==> flow/design.v <==
module CORDIC_Stage (
	input clk,
	input rst,
	input sign_in,
	input USE_SIN_in,
	input [7:0] ite,
	input [32:0] arctan_in_1,
	input [32:0] arctan_in_2,
	input [32:0] target_in,
	input [32:0] curr_angle_in,
	input [32:0] x_in,
	input [32:0] y_in,
	output sign_out,
	output USE_SIN_out,
	output [32:0] curr_angle_out,
	output [32:0] x_out,
	output [32:0] y_out,
	output [32:0] target_out
	);
	reg sign;
	reg [32:0] x[0:1];
	reg [32:0] y[0:1];
	reg [32:0] y_tmp[0:3];
	reg [32:0] x_tmp[0:3];
	reg [3:0] count[0:1];
	reg [32:0] current_angle[0:1];
	reg [32:0] atan[0:1];
	reg [32:0] target_q;
	reg USE_SIN_q;
	reg sign_q;
	reg [32:0] x_q;
	reg [32:0] y_q;
	reg [32:0] current_angle_q;
	always @(posedge clk) begin
			sign = sign_in;
			target_q <= target_in;
			USE_SIN_q <= USE_SIN_in;
			count[0] = ite[7:4];
			y_tmp[0] = sign ? y_in : ~y_in+1;
			y_tmp[1] = {y_tmp[0][32], y_tmp[0][31:0]>>count[0]};
			x_tmp[0] = sign ? x_in : ~x_in+1;
			x_tmp[1] = {x_tmp[0][32], x_tmp[0][31:0]>>count[0]};
			x[0] = x_in + y_tmp[1];
			y[0] = x_tmp[1] + y_in;
			atan[0] = sign ? arctan_in_1 : ~arctan_in_1+1;
			current_angle[0] = curr_angle_in + atan[0];
			if (current_angle[0] > target_in) begin
				sign = 1'b0;
			end
			else begin
				sign = 1'b1;
			end
			count[1] = ite[3:0];
			y_tmp[2] = sign ? y[0] : ~y[0]+1;
			y_tmp[3] = {y_tmp[2][32], y_tmp[2][31:0]>>count[1]};
			x_tmp[2] = sign ? x[0] : ~x[0]+1;
			x_tmp[3] = {x_tmp[2][32], x_tmp[2][31:0]>>count[1]};
			x[1] = x[0] + y_tmp[3];
			y[1] = x_tmp[3] + y[0];
			atan[1] = sign ? arctan_in_2 : ~arctan_in_2+1;
			current_angle[1] = current_angle[0] + atan[1];
			if (current_angle[1] > target_in) begin
				sign = 1'b0;
			end
			else begin
				sign = 1'b1;
			end
			sign_q <= sign;
			x_q <= x[1];
			y_q <= y[1];
			current_angle_q <= current_angle[1];
	end
	assign sign_out = sign_q;
	assign curr_angle_out = current_angle_q;
	assign x_out = x_q;
	assign y_out = y_q;
	assign USE_SIN_out = USE_SIN_q;
	assign target_out = target_q;
endmodule
module CORDIC_Top (
    input clk,
    input [31:0] target,
	 output [31:0] cos_x
);
	wire sign_intermediate[0:6];
	wire USE_SIN_intermediate[0:6];
	wire [32:0] angle_intermediate[0:6];
	wire [32:0] x_intermediate[0:6];
	wire [32:0] y_intermediate[0:6];
	wire [32:0] target_intermediate[0:6];
	wire [32:0] arctan[0:13];
	wire [7:0] ite[0:6];
	wire [32:0] x_init = 33'b01;
	wire [32:0] y_init = 33'b001;
	assign arctan[0]  = 33'b000011111010110110111011000000000;
	assign arctan[1]  = 33'b000001111111010101101110101010000;
	assign arctan[2]  = 33'b000000111111111010101011011110000;
	assign arctan[3]  = 33'b000000011111111111010101010111000;
	assign arctan[4]  = 33'b000000001111111111111010101010110;
	assign arctan[5]  = 33'b000000000111111111111111010101011;
	assign arctan[6]  = 33'b000000000011111111111111111010110;
	assign arctan[7]  = 33'b000000000001111111111111111111011;
	assign arctan[8]  = 33'b000000000000111111111111111111111;
	assign arctan[9]  = 33'b000000000000100000000000000000000;
	assign arctan[10] = 33'b000000000000010000000000000000000;
	assign arctan[11] = 33'b000000000000001000000000000000000;
	assign arctan[12] = 33'b000000000000000100000000000000000;
	assign arctan[13] = 33'b000000000000000010000000000000000;
	assign ite[0]  = 8'b00100011;
	assign ite[1]  = 8'b01000101;
	assign ite[2]  = 8'b01100111;
	assign ite[3]  = 8'b10001001;
	assign ite[4]  = 8'b10101011;
	assign ite[5]  = 8'b11001101;
	assign ite[6]  = 8'b11101111;
	reg init_sign;
	reg USE_SIN;
	wire [32:0] init_angle = 33'b000111011010110001100111000000000;
	reg [32:0] ext_target;
	reg [32:0] fin_target;
	always @* begin
		ext_target = { 1'b0 , target};
		USE_SIN = 0;
		if (ext_target > init_angle) begin
			if (ext_target > 33'b00111) begin
				fin_target = 33'b011001001000011111101101010100010 + (~ext_target + 1);
				init_sign = 1;
				USE_SIN = 1;
			end else begin
				init_sign = 1;
				fin_target = ext_target;
			end
		end
		else begin
			init_sign = 0;
			fin_target = ext_target;
		end
	end
	CORDIC_Stage stage1(
		 .clk(clk),
		 .sign_in(init_sign),
		 .USE_SIN_in(USE_SIN),
		 .ite(ite[0]),
		 .target_in(fin_target),
		 .arctan_in_1(arctan[0]),
		 .arctan_in_2(arctan[1]),
		 .curr_angle_in(init_angle),
		 .x_in(x_init),
		 .y_in(y_init),
		 .sign_out(sign_intermediate[0]),
		 .curr_angle_out(angle_intermediate[0]),
		 .x_out(x_intermediate[0]),
		 .y_out(y_intermediate[0]),
		 .target_out(target_intermediate[0]),
		 .USE_SIN_out(USE_SIN_intermediate[0])
	);
	CORDIC_Stage stage2(
		 .clk(clk),
		 .sign_in(sign_intermediate[0]),
		 .USE_SIN_in(USE_SIN_intermediate[0]),
		 .ite(ite[1]),
		 .target_in(target_intermediate[0]),
		 .arctan_in_1(arctan[2]),
		 .arctan_in_2(arctan[3]),
		 .curr_angle_in(angle_intermediate[0]),
		 .x_in(x_intermediate[0]),
		 .y_in(y_intermediate[0]),
		 .sign_out(sign_intermediate[1]),
		 .curr_angle_out(angle_intermediate[1]),
		 .x_out(x_intermediate[1]),
		 .y_out(y_intermediate[1]),
		 .target_out(target_intermediate[1]),
		 .USE_SIN_out(USE_SIN_intermediate[1])
	);
	CORDIC_Stage stage3(
		 .clk(clk),
		 .sign_in(sign_intermediate[1]),
		 .USE_SIN_in(USE_SIN_intermediate[1]),
		 .ite(ite[2]),
		 .target_in(target_intermediate[1]),
		 .arctan_in_1(arctan[4]),
		 .arctan_in_2(arctan[5]),
		 .curr_angle_in(angle_intermediate[1]),
		 .x_in(x_intermediate[1]),
		 .y_in(y_intermediate[1]),
		 .sign_out(sign_intermediate[2]),
		 .curr_angle_out(angle_intermediate[2]),
		 .x_out(x_intermediate[2]),
		 .y_out(y_intermediate[2]),
		 .target_out(target_intermediate[2]),
		 .USE_SIN_out(USE_SIN_intermediate[2])
	);
	CORDIC_Stage stage4(
		 .clk(clk),
		 .sign_in(sign_intermediate[2]),
		 .USE_SIN_in(USE_SIN_intermediate[2]),
		 .ite(ite[3]),
		 .target_in(target_intermediate[2]),
		 .arctan_in_1(arctan[6]),
		 .arctan_in_2(arctan[7]),
		 .curr_angle_in(angle_intermediate[2]),
		 .x_in(x_intermediate[2]),
		 .y_in(y_intermediate[2]),
		 .sign_out(sign_intermediate[3]),
		 .curr_angle_out(angle_intermediate[3]),
		 .x_out(x_intermediate[3]),
		 .y_out(y_intermediate[3]),
		 .target_out(target_intermediate[3]),
		 .USE_SIN_out(USE_SIN_intermediate[3])
	);
	CORDIC_Stage stage5(
		 .clk(clk),
		 .sign_in(sign_intermediate[3]),
		 .USE_SIN_in(USE_SIN_intermediate[3]),
		 .ite(ite[4]),
		 .target_in(target_intermediate[3]),
		 .arctan_in_1(arctan[8]),
		 .arctan_in_2(arctan[9]),
		 .curr_angle_in(angle_intermediate[3]),
		 .x_in(x_intermediate[3]),
		 .y_in(y_intermediate[3]),
		 .sign_out(sign_intermediate[4]),
		 .curr_angle_out(angle_intermediate[4]),
		 .x_out(x_intermediate[4]),
		 .y_out(y_intermediate[4]),
		 .target_out(target_intermediate[4]),
		 .USE_SIN_out(USE_SIN_intermediate[4])
	);
	CORDIC_Stage stage6(
		 .clk(clk),
		 .sign_in(sign_intermediate[4]),
		 .USE_SIN_in(USE_SIN_intermediate[4]),
		 .ite(ite[5]),
		 .target_in(target_intermediate[4]),
		 .arctan_in_1(arctan[10]),
		 .arctan_in_2(arctan[11]),
		 .curr_angle_in(angle_intermediate[4]),
		 .x_in(x_intermediate[4]),
		 .y_in(y_intermediate[4]),
		 .sign_out(sign_intermediate[5]),
		 .curr_angle_out(angle_intermediate[5]),
		 .x_out(x_intermediate[5]),
		 .y_out(y_intermediate[5]),
		 .target_out(target_intermediate[5]),
		 .USE_SIN_out(USE_SIN_intermediate[5])
	);
	CORDIC_Stage stage7(
		 .clk(clk),
		 .sign_in(sign_intermediate[5]),
		 .USE_SIN_in(USE_SIN_intermediate[5]),
		 .ite(ite[6]),
		 .target_in(target_intermediate[5]),
		 .arctan_in_1(arctan[12]),
		 .arctan_in_2(arctan[13]),
		 .curr_angle_in(angle_intermediate[5]),
		 .x_in(x_intermediate[5]),
		 .y_in(y_intermediate[5]),
		 .sign_out(sign_intermediate[6]),
		 .curr_angle_out(angle_intermediate[6]),
		 .x_out(x_intermediate[6]),
		 .y_out(y_intermediate[6]),
		 .target_out(target_intermediate[6]),
		 .USE_SIN_out(USE_SIN_intermediate[6])
	);
	wire [31:0] K = 32'b01101101111011001010110110001011;
	wire [31:0] done;
	assign done = USE_SIN_intermediate[6] ? y_intermediate[6][31:0] : x_intermediate[6][31:0];
	assign cos_x = done*K;
endmodule
Wiki page: CORDIC_Top / tool data

---- Step by step through the tools: CORDIC_Top ----
Tool output for the design above before and after an edit, in the order of the flow.
Lines under "before" count in the file above, lines under "after" in the edited file.
"change": "after" minus "before" as printed here. "relative change": 100 x difference / "before".
Operators: Yosys type, input widths -> output width; for muxes data width and select width s.
Library cell names are shortened.
Not given: --
set-up
  top ..................................... CORDIC_Top
  clock port .............................. clk
  cell library ............................ sky130hd
  corner .................................. tt_025C_1v80

---- The edit ----
The edit as a unified diff against the file above.
This change comes from a script, not from a designer; no optimisation was intended.
begin of diff
@@ -9,5 +9,5 @@
 	input [32:0] target_in,
 	input [32:0] curr_angle_in,
-	input [32:0] x_in,
+	input [65:0] x_in,
 	input [32:0] y_in,
 	output sign_out,
end of diff

---- Elaborated design ----
Counts by Yosys on the flattened word-level netlist (proc, flatten, opt, wreduce). Print and check cells are left out.
word-level totals
  element            before  after  change  relative change (%)
  bits in registers  626     857    +231    +36.90
  word-level cells   133     203    +70     +52.63
cells by class
  element                    before  after  change  relative change (%)
  add/subtract/negate cells  42      69     +27     +64.29
  $lt $le $gt $ge            15      15     0       0.00
  multiplexer cells          36      52     +16     +44.44
  bitwise logic cells        14      27     +13     +92.86
  multiply operators         1       1      0       0.00
operators with widths
  kind                   before  after  change  relative change (%)
  $mux 32                14      29     +15     +107.14
  $add 32x1->32 const B  13      26     +13     +100.00
  $not 32->32            13      26     +13     +100.00
  $mux 1                 7       8      +1      +14.29
  $add 18x32->32         0       1      +1      --
  $add 19x32->32         0       1      +1      --
  $add 20x32->32         0       1      +1      --
  $add 21x32->32         0       1      +1      --
  $add 23x32->32         0       1      +1      --
  $add 24x32->32         0       1      +1      --
  $add 25x32->32         0       1      +1      --
  $add 26x32->32         0       1      +1      --
  $add 27x32->32         0       1      +1      --
  $add 28x32->32         0       1      +1      --
  $add 29x32->32         0       1      +1      --
  $add 30x1->31 const B  0       1      +1      --
  $add 32x17->32         0       1      +1      --
  $add 32x22->32         0       1      +1      --
Operator kinds equal on both sides are left out: 24.

---- Depth ----
Depth = most cells in a row (Yosys ltp): at word level without a register or memory, in the mapped netlist without a sequential cell, where the memories' decode and read muxes count.
depth
  element                        before  after  change  relative change (%)
  depth after elaboration        10      10     0       0.00
  ABC_AREA                       0       0      --      --
  gate-level depth with buffers  56      56     0       0.00
  gate-level depth less buffers  52      53     +1      +1.92

---- Mapped cells and area ----
Source: synth_stat.txt of the flow (Yosys; design flattened, memories mapped). It holds for the ABC_AREA given above (unset counts as 0); a run with the other value may have another netlist.
cell types
  type      before  after  change  relative change (%)
  nand2_1   333     298    -35     -10.51
  xnor2_1   589     620    +31     +5.26
  inv_1     808     779    -29     -3.59
  nand2b_1  129     105    -24     -18.60
  nor2_1    513     536    +23     +4.48
  o21ai_0   331     308    -23     -6.95
  nor3_1    180     157    -23     -12.78
  o21a_1    139     116    -23     -16.55
  a211oi_1  49      70     +21     +42.86
  nand4_1   110     93     -17     -15.45
  nor4_1    49      65     +16     +32.65
  a31oi_1   54      69     +15     +27.78
  and3_1    56      70     +14     +25.00
  and2_1    38      50     +12     +31.58
  nor2b_1   121     111    -10     -8.26
  buf_2     15      5      -10     -66.67
  nand4b_1  13      3      -10     -76.92
  o21ai_1   4       14     +10     +250.00
Cell types equal on both sides are left out: 8.
The list need not be complete.
synthesis totals
  element                   before   after    change  relative change (%)
  flip-flop cells           572      572      0       0.00
  cells in the netlist      7232     7183     -49     -0.68
  buffer cells              92       87       -5      -5.43
  chip area (Yosys) (um^2)  60788.3  60669.4  -118.9  -0.20
By module: a second synthesis without flattening, with its own total; a netlist apart from the flattened one above.
second synthesis, totals
  element                                  before    after     change  relative change (%)
  cell total of the unflattened synthesis  25231     25231     0       0.00
  area (unflattened synthesis) (um^2)      187448.5  187448.5  0.0     0.00
Rows give one instance, submodules left out.
modules, before
  module        cells  area (um^2)  times used
  CORDIC_Stage  3459   25390.6      7
  CORDIC_Top    1018   9714.3       1
modules, after
  module        cells  area (um^2)  times used
  CORDIC_Stage  3459   25390.6      7
  CORDIC_Top    1018   9714.3       1

---- Path before layout ----
OpenSTA on the mapped netlist: ideal clock, no wires. The path of least setup slack (recovery checks aside). Input and output delay are each 20% of the period. Register names are those of the netlist, which keeps one name where synthesis merged equal registers.
path post-synthesis
  element                              before                  after                   change  relative change (%)
  path type                            reg2reg                 reg2reg                 --      --
  start                                register stage1.sign_q  register stage3.sign_q  --      --
  end                                  register stage2.sign_q  register stage4.sign_q  --      --
  delay of the path (ns)               10.112                  10.476                  +0.364  +3.60
  stages                               55                      54                      -1      -1.82
  slack (ns)                           -0.112                  -0.476                  -0.364  --
  data arrival time (ns)               10.038                  10.402                  +0.364  +3.63
  clock period (ns)                    10.0                    10.0                    0.0     0.00
  path buffers                         4                       3                       -1      -25.00
  period reached after synthesis (ns)  10.112                  10.476                  +0.364  +3.60
"delay of the path" = arrival - input delay + setup time.
"stages" counts driving pins, that of a launching flip-flop among them; a cell with two outputs on the path counts twice.
"period reached after synthesis" is the clock period less the worst setup slack; recovery checks do not enter. This is arithmetic on one report: input and output delays are still those of the set period (20% each).
The rows between start and end are the longest chain of elaborated cells between them; the timing report does not say that the signal goes this way. Where chains are equally long, one stands for them.
Each line given opens the expression or statement behind the cell; cells for indexed reads and writes are added by Yosys, which also makes memories of some case tables.
between the ends, post-synthesis, before
  path through ............................ dfxtp_1 > clkbuf_1 > clkbuf_1 > clkinv_1 > clkbuf_1 > ha_1 > fa_1 > o21bai_1 > a21oi_1 > nor2b_1 > o21ai_0 > a21oi_1 > o21a_1 > o21ai_0 > nand2b_1 > a21oi_1 > o21bai_1 > a31oi_1 > [... 19 more ...] > a21oi_1 > o21ai_0 > o41ai_1 > o2111ai_1 > a31oi_1 > nor2b_1 > xnor2_1 > ha_1 > nor2b_1 > o21ai_0 > nand2b_1 > a21oi_1 > nor2b_1 > o21ai_0 > nand2b_1 > a21oi_1 > o31ai_1 > o21ai_0
  cells in the longest elaborated chain ... 7
  elaborated cells on any way between the ends .. 7
ends and longest elaborated chain, post-synthesis, before
  element         RTL line  RTL
  from (decl)     30        reg sign_q;
  from (assign)   68        sign_q <= sign;
  $mux 33         45        atan[0] = sign ? arctan_in_1 : ~arctan_in_1+1;
  $add 33x33->33  46        current_angle[0] = curr_angle_in + atan[0];
  $gt 33x33->1    47
  $mux 33         60        atan[1] = sign ? arctan_in_2 : ~arctan_in_2+1;
  $add 33x33->33  61        current_angle[1] = current_angle[0] + atan[1];
  $gt 33x33->1    62
  $mux 1          62
  to (assign)     68
  to (decl)       30
between the ends, post-synthesis, after
  path through ............................ dfxtp_1 > clkbuf_1 > clkinv_1 > ha_1 > a21o_1 > a21oi_1 > o21bai_1 > a21oi_1 > o21bai_1 > a41o_1 > o211ai_1 > a31oi_1 > o21ai_0 > nand2b_1 > a21o_1 > a21oi_1 > xnor2_1 > ha_1 > [... 18 more ...] > a31o_2 > a31oi_1 > or3_1 > a31oi_1 > a211oi_1 > o21ai_0 > a21oi_1 > xnor2_1 > ha_1 > nor2b_1 > o21ai_0 > nand2b_1 > a21oi_1 > nor2b_1 > o21ai_0 > nand2b_1 > a221o_1 > o21ai_0
  cells in the longest elaborated chain ... 7
  elaborated cells on any way between the ends .. 7
ends and longest elaborated chain, post-synthesis, after
  element         RTL line  RTL
  from (decl)     30        reg sign_q;
  from (assign)   68        sign_q <= sign;
  $mux 33         45        atan[0] = sign ? arctan_in_1 : ~arctan_in_1+1;
  $add 33x33->33  46        current_angle[0] = curr_angle_in + atan[0];
  $gt 33x33->1    47
  $mux 33         60        atan[1] = sign ? arctan_in_2 : ~arctan_in_2+1;
  $add 33x33->33  61        current_angle[1] = current_angle[0] + atan[1];
  $gt 33x33->1    62
  $mux 1          62
  to (assign)     68
  to (decl)       30

---- Timing after layout ----
From the final timing report of the runs of pair 1: the path of least setup slack in the routed layout; clock arrival at registers is part of the times.
path post-layout
  element                 before                   after                    change  relative change (%)
  path type               reg2out                  reg2out                  --      --
  start                   register stage7.y_q[16]  register stage7.y_q[12]  --      --
  end                     output port cos_x[30]    output port cos_x[29]    --      --
  path buffers            2                        3                        +1      +50.00
  slack (ns)              0.27                     0.40                     +0.13   --
  clock period (ns)       10.0                     10.0                     0.0     0.00
  data arrival time (ns)  7.73                     7.60                     -0.13   -1.68
  stages                  22                       21                       -1      -4.55
The rows between start and end are the longest chain of elaborated cells between them; the timing report does not say that the signal goes this way. Where chains are equally long, one stands for them.
between the ends, post-layout, before
  path through ............................ dfxtp_2 > ha_1 > inv_1 > fa_1 > fa_1 > fa_1 > fa_1 > inv_1 > fa_1 > fa_1 > fa_1 > ha_1 > and3_1 > and3_1 > o211ai_1 > nand3_1 > o41ai_1 > buf_4 > o2111ai_1 > a21oi_1 > xnor2_1 > clkdlybuf4s50_1
  cells in the longest elaborated chain ... 1
  elaborated cells on any way between the ends .. 1
ends and longest elaborated chain, post-layout, before
  element         RTL line  RTL
  from (decl)     32        reg [32:0] y_q;
  from (assign)   70        y_q <= y[1];
  $mul 32x31->32  268       assign cos_x = done*K;
  to (decl)       83        output [31:0] cos_x
between the ends, post-layout, after
  path through ............................ dfxtp_1 > ha_1 > inv_1 > fa_1 > fa_1 > fa_1 > fa_1 > inv_1 > fa_1 > fa_1 > fa_1 > ha_1 > or3_1 > a2111oi_2 > buf_4 > o311ai_2 > buf_4 > a21o_1 > a21oi_2 > xnor2_1 > clkdlybuf4s50_1
  cells in the longest elaborated chain ... 2
  elaborated cells on any way between the ends .. 2
ends and longest elaborated chain, post-layout, after
  element         RTL line  RTL
  from (decl)     32        reg [32:0] y_q;
  from (assign)   70        y_q <= y[1];
  $mux 32         267       assign done = USE_SIN_intermediate[6] ? y_intermediate[6][31:0] : x_intermediate[6][31:0];
  $mul 32x31->32  268       assign cos_x = done*K;
  to (decl)       83        output [31:0] cos_x

---- Flow runs ----
Runs of the flow (Yosys, OpenROAD) on both versions; the two runs of a pair have the same settings. The constraints put input and output delay at 20% of the set period each and load the outputs with 0.01 pF.
settings, pair 1
  CORE_UTILIZATION ........................ 40
  period_ns ............................... 10.0
  CAP_MARGIN .............................. 20
  CORE_MARGIN ............................. 2
  SLEW_MARGIN ............................. 20
measured results, pair 1
  element                                                   before    after     change  relative change (%)
  area of the standard cells in the finished layout (um^2)  67232.0   66642.7   -589.3  -0.88
  chip area after synthesis (Yosys) (um^2)                  60788.3   60669.4   -118.9  -0.20
  area of the die (um^2)                                    155106.0  154803.0  -303.0  -0.20
  utilization after routing (%)                             44.4      44.4      0.0     --
  total negative slack on setup checks (ns)                 0.000     0.000     0.000   --
  achieved period (ns)                                      9.728     9.604     -0.124  -1.27
  final worst hold slack (ns)                               0.347     0.340     -0.007  --
  worst setup slack after layout (ns)                       0.272     0.396     +0.124  --
settings, pair 2
  CAP_MARGIN .............................. 20
  CORE_ASPECT_RATIO ....................... 1.41
  CORE_MARGIN ............................. 8
  CORE_UTILIZATION ........................ 29
  CTS_CLUSTER_DIAMETER .................... 308
  GPL_TIMING_DRIVEN ....................... 0
  MAX_ROUTING_LAYER ....................... met5
  MIN_ROUTING_LAYER ....................... met1
  PLACE_DENSITY_LB_ADDON .................. 0.05
  period_ns ............................... 6.89
  SLEW_MARGIN ............................. 20
measured results, pair 2
  element                                                   before    after     change   relative change (%)
  area of the standard cells in the finished layout (um^2)  76857.5   79456.2   +2598.7  +3.38
  chip area after synthesis (Yosys) (um^2)                  60788.3   60669.4   -118.9   -0.20
  area of the die (um^2)                                    224739.0  224313.0  -426.0   -0.19
  utilization after routing (%)                             36.9      38.2      +1.3     --
  total negative slack on setup checks (ns)                 -120.594  -112.563  +8.031   --
  achieved period (ns)                                      8.959     9.077     +0.118   +1.32
  final worst hold slack (ns)                               0.341     0.316     -0.025   --
  worst setup slack after layout (ns)                       -2.069    -2.187    -0.118   --
"achieved period" is the run's clock period less its worst setup slack. It is reckoned from that one timing run; input and output delays stay at 20% of the period that was set.
